==> flow/design.v <==
module i16_mul(
    input signed [15:0] A,
    input signed [15:0] B,
    output signed [31:0] P
);
assign P = A * B;
endmodule
module i18_mul(
    input signed [17:0] A,
    input signed [15:0] B_coef,
    output signed [33:0] P
);
assign P = A * B_coef;
endmodule
module i36_acc(
    input signed [33:0] A,
    input signed [31:0] B,
    input signed [35:0] _Z,
    output signed [35:0] S
);
wire signed [35:0] A_ext = {{2{A[33]}}, A};
wire signed [35:0] B_ext = {{4{B[31]}}, B};
assign S = A_ext + B_ext + _Z;
endmodule
module i36_delay(
    input CLK,
    input RST,
    input signed [35:0] STORE,
    output reg signed [35:0] READ
);
always @ (posedge CLK, negedge RST) begin
    if (!RST) begin
        READ <= 0;
    end else begin
        READ <= STORE;
    end
end
endmodule
module i36_trunc(
    input signed [35:0] A,
    output reg signed [15:0] B_sat,
    output reg signed [17:0] B
);
wire signed [35:0] shifted_inter = (A >>> 14);
wire signed [21:0] shifted = shifted_inter[21:0];
always @(*) begin
    B = $signed(shifted[17:0]);
    if (shifted > 22'sd32767) B_sat = 16'sd32767;
    else if (shifted < -22'sd32768) B_sat = -16'sd32768;
    else B_sat = $signed(shifted[15:0]);
end
endmodule
module i16_biquad(
    input CLK, RST,
    input unsigned [15:0] A,
    output signed [15:0] B,
    input signed [15:0] b_0,
    input signed [15:0] b_1,
    input signed [15:0] b_2,
    input signed [15:0] a_1,
    input signed [15:0] a_2
);
wire signed [17:0] feedback;
wire signed [31:0] P_b0;
wire signed [31:0] P_b1;
wire signed [31:0] P_b2;
wire signed [33:0] P_a1;
wire signed [33:0] P_a2;
wire signed [35:0] S_0;
wire signed [35:0] S_1;
wire signed [35:0] S_2;
wire signed [35:0] Z_0;
wire signed [35:0] Z_1;
i16_mul mul_b0(
    .A(A),
    .B(b_0),
    .P(P_b0)
);
i16_mul mul_b1(
    .A(A),
    .B(b_1),
    .P(P_b1)
);
i16_mul mul_b2(
    .A(A),
    .B(b_2),
    .P(P_b2)
);
i18_mul mul_a1(
    .A(feedback),
    .B_coef(a_1),
    .P(P_a1)
);
i18_mul mul_a2(
    .A(feedback),
    .B_coef(a_2),
    .P(P_a2)
);
i36_acc ACC_0(
    .A(P_a2),
    .B(P_b2),
    ._Z(36'sd0),
    .S(S_0)
);
i36_acc ACC_1(
    .A(P_a1),
    .B(P_b1),
    ._Z(Z_0),
    .S(S_1)
);
i36_acc ACC_2(
    .A(34'sd0),
    .B(P_b0),
    ._Z(Z_1),
    .S(S_2)
);
i36_delay DELAY_0(
    .CLK(CLK),
    .RST(RST),
    .STORE(S_0),
    .READ(Z_0)
);
i36_delay DELAY_1(
    .CLK(CLK),
    .RST(RST),
    .STORE(S_1),
    .READ(Z_1)
);
i36_trunc OUT(
    .A(S_2),
    .B(feedback),
    .B_sat(B)
);
endmodule
Step by step through the tools: i16_biquad --
Tool output for the design above, in the order of the flow. Line numbers count from 1 in the design file above. Operators: Yosys type, input widths -> output width; for muxes data width and select width s. Not given: -
Design: design top i16_biquad, clock input CLK, library sky130hd, library corner tt_025C_1v80

Elaborated design --
Source: Yosys, flattened and elaborated, memories not mapped. Widths are those after wreduce; folded enables and synchronous resets count as part of the registers. Registers that Yosys merges into a memory's read port (data or address) are not register bits. Print and check cells do not count. Equal cells are merged and count once.
Cells by class: $lt $le $gt $ge 2, $mul 5, multiplexer cells 2, $add $sub $neg 4
Operators by type and width (count):
- $mul 16x16->32 | 3
- $mul 18x16->34 | 2
- $add 34x32->35 | 2
- $add 32x36->36 | 1
- $add 35x35->36 | 1
- $mux 16 | 2
- $gt 22x16->1 const B | 1
- $lt 22x16->1 const B | 1
Word-level totals: register bits after elaboration 71, output and inout bits 16, input port bits 98, word-level cells 15

Longest topological paths --
Longest topological path by Yosys (ltp), each cell counted once; first at word level (registers and memories cut), then after technology mapping (sequential cells cut; the memories' decode and read muxes count).
Depth: depth after elaboration 5, ABC_AREA 0, mapped depth 52, depth with buffers taken out 50

Netlist --
Source: synth_stat.txt of the flow (Yosys; design flattened, memories mapped). It holds for the ABC_AREA given above (unset counts as 0); a run with the other value may have another netlist. The area totals of this step are shown rounded.
Synthesis totals: buffers 223, mapped flip-flops 71, chip area (Yosys) 57450 µm², sequential area 1777 µm², cell count 6004
Cell types:
- sky130_fd_sc_hd__fa_1 | count 1629, area in all 3.26E+04 µm²
- sky130_fd_sc_hd__inv_1 | count 1830, area in all 6.87E+03 µm²
- sky130_fd_sc_hd__ha_1 | count 402, area in all 5.03E+03 µm²
- sky130_fd_sc_hd__and2_1 | count 647, area in all 4.05E+03 µm²
- sky130_fd_sc_hd__nand2_1 | count 669, area in all 2.51E+03 µm²
- sky130_fd_sc_hd__dfrtp_1 | count 71, area in all 1.78E+03 µm²
- sky130_fd_sc_hd__clkbuf_1 | count 218, area in all 818.285 µm²
- sky130_fd_sc_hd__xnor2_1 | count 91, area in all 797.014 µm²
- sky130_fd_sc_hd__a21oi_1 | count 73, area in all 365.35 µm²
- sky130_fd_sc_hd__a21o_1 | count 46, area in all 345.331 µm²
- sky130_fd_sc_hd__nand2b_1 | count 45, area in all 281.52 µm²
- sky130_fd_sc_hd__xor2_1 | count 27, area in all 236.477 µm²
- sky130_fd_sc_hd__nor2_1 | count 51, area in all 191.434 µm²
- sky130_fd_sc_hd__o21bai_1 | count 18, area in all 135.13 µm²
- sky130_fd_sc_hd__a21oi_2 | count 14, area in all 122.618 µm²
- sky130_fd_sc_hd__o21ai_0 | count 24, area in all 120.115 µm²
- sky130_fd_sc_hd__o21a_1 | count 13, area in all 97.594 µm²
- sky130_fd_sc_hd__nand4_1 | count 10, area in all 62.56 µm²
Not listed: further types 56, cells in them 126. By module: a second synthesis without flattening, with its own total; a netlist apart from the flattened one above.
Unflattened totals: cell total of the unflattened synthesis 7025, area (unflattened synthesis) 62630 µm²
Rows give one instance, submodules left out.
Modules:
- i16_mul | seq. area 0.0 µm², cells 1126, area 10040 µm², instances 3
- i18_mul | seq. area 0.0 µm², cells 1251, area 10980 µm², instances 2
- i36_acc | seq. area 0.0 µm², cells 337, area 2748 µm², instances 3
- i36_delay | seq. area 900.9 µm², cells 36, area 900.9 µm², instances 2
- i36_trunc | seq. area 0.0 µm², cells 61, area 520.5 µm², instances 1
- i16_biquad | seq. area 0.0 µm², cells 1, area 3.8 µm², instances 1

Worst setup path after synthesis --
Source: OpenSTA report_checks on the synthesized netlist (no wires, ideal clock, input and output delay 20% of the period each), path of least setup slack; recovery checks are left aside. Register names are those of the netlist, which keeps one name where synthesis merged equal registers.
Timing after synthesis: path type input -> register, start in A[15], end reg DELAY_1.READ[32], path buffers 3, arrival time 15.828 ns, data required time 15.868 ns, driving pins on the path 46, input delay 3.200 ns, launch time at the first pin 3.200 ns, library setup time 0.132 ns, clock period 16.0 ns, setup slack 0.041 ns, delay of the path 12.760 ns, synthesis period reached 15.959 ns
"delay of the path" is the arrival time less input delay plus setup time. "driving pins on the path" counts driving pins, that of a launching flip-flop among them; a cell with two outputs on the path counts twice. "synthesis period reached" is the clock period less the worst setup slack; recovery checks do not enter. This is arithmetic on one report: input and output delays are still those of the set period (20% each). Between the ends stands the longest chain of elaborated cells between them, by number of cells; it is not shown to be the way that was timed. Of several equally long chains one is given. A line is the first line of the expression or statement that the cell stems from. Yosys adds cells for indexed reads and writes and turns some case tables into memories.
On the way, after synthesis: cells stage by stage sky130_fd_sc_hd__clkbuf_1 sky130_fd_sc_hd__clkbuf_1 sky130_fd_sc_hd__nand2_1 sky130_fd_sc_hd__fa_1 sky130_fd_sc_hd__inv_1 sky130_fd_sc_hd__fa_1 sky130_fd_sc_hd__inv_1 sky130_fd_sc_hd__fa_1 sky130_fd_sc_hd__fa_1 sky130_fd_sc_hd__inv_1 sky130_fd_sc_hd__fa_1 sky130_fd_sc_hd__inv_1 sky130_fd_sc_hd__fa_1 sky130_fd_sc_hd__inv_1 sky130_fd_sc_hd__ha_1 sky130_fd_sc_hd__clkbuf_1 sky130_fd_sc_hd__a21o_1 sky130_fd_sc_hd__a21oi_1 [10 not listed] sky130_fd_sc_hd__inv_1 sky130_fd_sc_hd__fa_1 sky130_fd_sc_hd__inv_1 sky130_fd_sc_hd__fa_1 sky130_fd_sc_hd__inv_1 sky130_fd_sc_hd__fa_1 sky130_fd_sc_hd__inv_1 sky130_fd_sc_hd__fa_1 sky130_fd_sc_hd__inv_1 sky130_fd_sc_hd__ha_1 sky130_fd_sc_hd__a21o_1 sky130_fd_sc_hd__a21o_1 sky130_fd_sc_hd__a21oi_1 sky130_fd_sc_hd__o21ai_1 sky130_fd_sc_hd__a311o_1 sky130_fd_sc_hd__a2111oi_2 sky130_fd_sc_hd__nor3_1 sky130_fd_sc_hd__xor2_1, cells in the longest elaborated chain 5, elaborated cells on any way between the ends 6, source lines of those cells 3, those cells by class add/sub (3); mul (3)
Ends and longest elaborated chain, after synthesis:
- start, declared | RTL line 55 | input unsigned [15:0] A,
- $mul 16x16->32 | RTL line 6 | assign P = A * B;
- $add 32x36->36 | RTL line 23 | assign S = A_ext + B_ext + _Z;
- $mul 18x16->34 | RTL line 13 | assign P = A * B_coef;
- $add 34x32->35 | RTL line 23
- $add 35x35->36 | RTL line 23
- end, assigned | RTL line 33 | READ <= 0;
- end, assigned | RTL line 35 | READ <= STORE;
- end, declared | RTL line 29 | output reg signed [35:0] READ

Path in the finished layout --
Path of least setup slack in the final report of run 2 (OpenROAD, finished layout, wires in). Where an end is a register, its clock arrival counts in the times.
Timing after layout: path type input -> register, start in A[7], end reg DELAY_1.READ[32], arrival time 16.28 ns, input delay 3.98 ns, launch time at the first pin 3.98 ns, data required time 20.19 ns, clock period 19.9 ns, setup slack 3.91 ns, library setup time 0.12 ns, path buffers 5, driving pins on the path 49
Between the ends stands the longest chain of elaborated cells between them, by number of cells; it is not shown to be the way that was timed. Of several equally long chains one is given.
On the way, after layout: cells stage by stage sky130_fd_sc_hd__buf_12 sky130_fd_sc_hd__and2_4 sky130_fd_sc_hd__fa_1 sky130_fd_sc_hd__inv_2 sky130_fd_sc_hd__fa_1 sky130_fd_sc_hd__fa_1 sky130_fd_sc_hd__fa_1 sky130_fd_sc_hd__inv_1 sky130_fd_sc_hd__fa_1 sky130_fd_sc_hd__inv_2 sky130_fd_sc_hd__fa_1 sky130_fd_sc_hd__inv_2 sky130_fd_sc_hd__ha_4 sky130_fd_sc_hd__a211oi_4 sky130_fd_sc_hd__o21bai_1 sky130_fd_sc_hd__a21o_1 sky130_fd_sc_hd__a221oi_4 sky130_fd_sc_hd__nor2b_2 [13 not listed] sky130_fd_sc_hd__inv_1 sky130_fd_sc_hd__fa_1 sky130_fd_sc_hd__fa_1 sky130_fd_sc_hd__fa_1 sky130_fd_sc_hd__inv_1 sky130_fd_sc_hd__fa_1 sky130_fd_sc_hd__inv_1 sky130_fd_sc_hd__fa_1 sky130_fd_sc_hd__inv_1 sky130_fd_sc_hd__ha_4 sky130_fd_sc_hd__a21oi_4 sky130_fd_sc_hd__o31ai_4 sky130_fd_sc_hd__a41oi_2 sky130_fd_sc_hd__o21ai_4 sky130_fd_sc_hd__a311o_1 sky130_fd_sc_hd__a2111oi_2 sky130_fd_sc_hd__nor3_1 sky130_fd_sc_hd__xor2_1, cells in the longest elaborated chain 5, elaborated cells on any way between the ends 6, source lines of those cells 3, those cells by class add/sub (3); mul (3)
Ends and longest elaborated chain, after layout:
- start, declared | RTL line 55 | input unsigned [15:0] A,
- $mul 16x16->32 | RTL line 6 | assign P = A * B;
- $add 32x36->36 | RTL line 23 | assign S = A_ext + B_ext + _Z;
- $mul 18x16->34 | RTL line 13 | assign P = A * B_coef;
- $add 34x32->35 | RTL line 23
- $add 35x35->36 | RTL line 23
- end, assigned | RTL line 33 | READ <= 0;
- end, assigned | RTL line 35 | READ <= STORE;
- end, declared | RTL line 29 | output reg signed [35:0] READ

--- measured runs ---
Measured results for i16_biquad: 4 stored runs of the Yosys and OpenROAD flow on sky130hd. The settings differ; the order carries no meaning. The constraints put input and output delay at 20% of the set period each and load the outputs with 0.01 pF.
By "achieved clock period" is meant the clock period of the run minus its worst setup slack. This is arithmetic on one report: input and output delays are still those of the set period (20% each).
By "worst setup path time" is meant the share of the clock period that the worst setup path is allowed (20% is reserved at inputs, 20% at outputs), minus its slack. Clock arrival times at its registers enter into it.
The results are shown rounded.
[run 1] settings: CELL_PAD_IN_SITES_DETAIL_PLACEMENT=2, CELL_PAD_IN_SITES_GLOBAL_PLACEMENT=1, CORE_MARGIN=2, CORE_UTILIZATION=42, GPL_ROUTABILITY_DRIVEN=1, PLACE_DENSITY_LB_ADDON=0.27, SETUP_SLACK_MARGIN=2.69, TNS_END_PERCENT=30, period_ns=10.7, CAP_MARGIN=20, SLEW_MARGIN=20
[run 1] result: did not finish, routing stopped with GRT-0232
[run 2] settings: CAP_MARGIN=0, CELL_PAD_IN_SITES_DETAIL_PLACEMENT=1, CORE_UTILIZATION=40, CTS_CLUSTER_DIAMETER=244, CTS_CLUSTER_SIZE=52, MAX_ROUTING_LAYER=met4, MIN_ROUTING_LAYER=met1, PLACE_DENSITY_LB_ADDON=0.23, SETUP_SLACK_MARGIN=5.0, period_ns=19.9, CORE_MARGIN=2, SLEW_MARGIN=20
[run 2] result: chip area after synthesis (Yosys) 57450 µm², die area 146700 µm², standard-cell area of the final layout 66090 µm², utilization 46.2 %, worst setup slack after layout 3.909 ns, total negative slack 0.000 ns, worst hold slack 0.703 ns, achieved clock period 15.991 ns, worst setup path time 12.01 ns, worst setup path kind input -> register
[run 3] settings: CORE_UTILIZATION=31, period_ns=15.8, CAP_MARGIN=20, CORE_MARGIN=2, SLEW_MARGIN=20
[run 3] result: chip area after synthesis (Yosys) 57450 µm², die area 188800 µm², standard-cell area of the final layout 66600 µm², utilization 36.0 %, worst setup slack after layout 0.331 ns, total negative slack 0.000 ns, worst hold slack 0.743 ns, achieved clock period 15.469 ns, worst setup path time 12.31 ns, worst setup path kind input -> register
[run 4] settings: CORE_UTILIZATION=40, period_ns=24.7, CAP_MARGIN=20, CORE_MARGIN=2, SLEW_MARGIN=20
[run 4] result: chip area after synthesis (Yosys) 57450 µm², die area 146700 µm², standard-cell area of the final layout 60940 µm², utilization 42.6 %, worst setup slack after layout 5.498 ns, total negative slack 0.000 ns, worst hold slack 0.611 ns, achieved clock period 19.202 ns, worst setup path time 14.26 ns, worst setup path kind input -> register
--- end ---
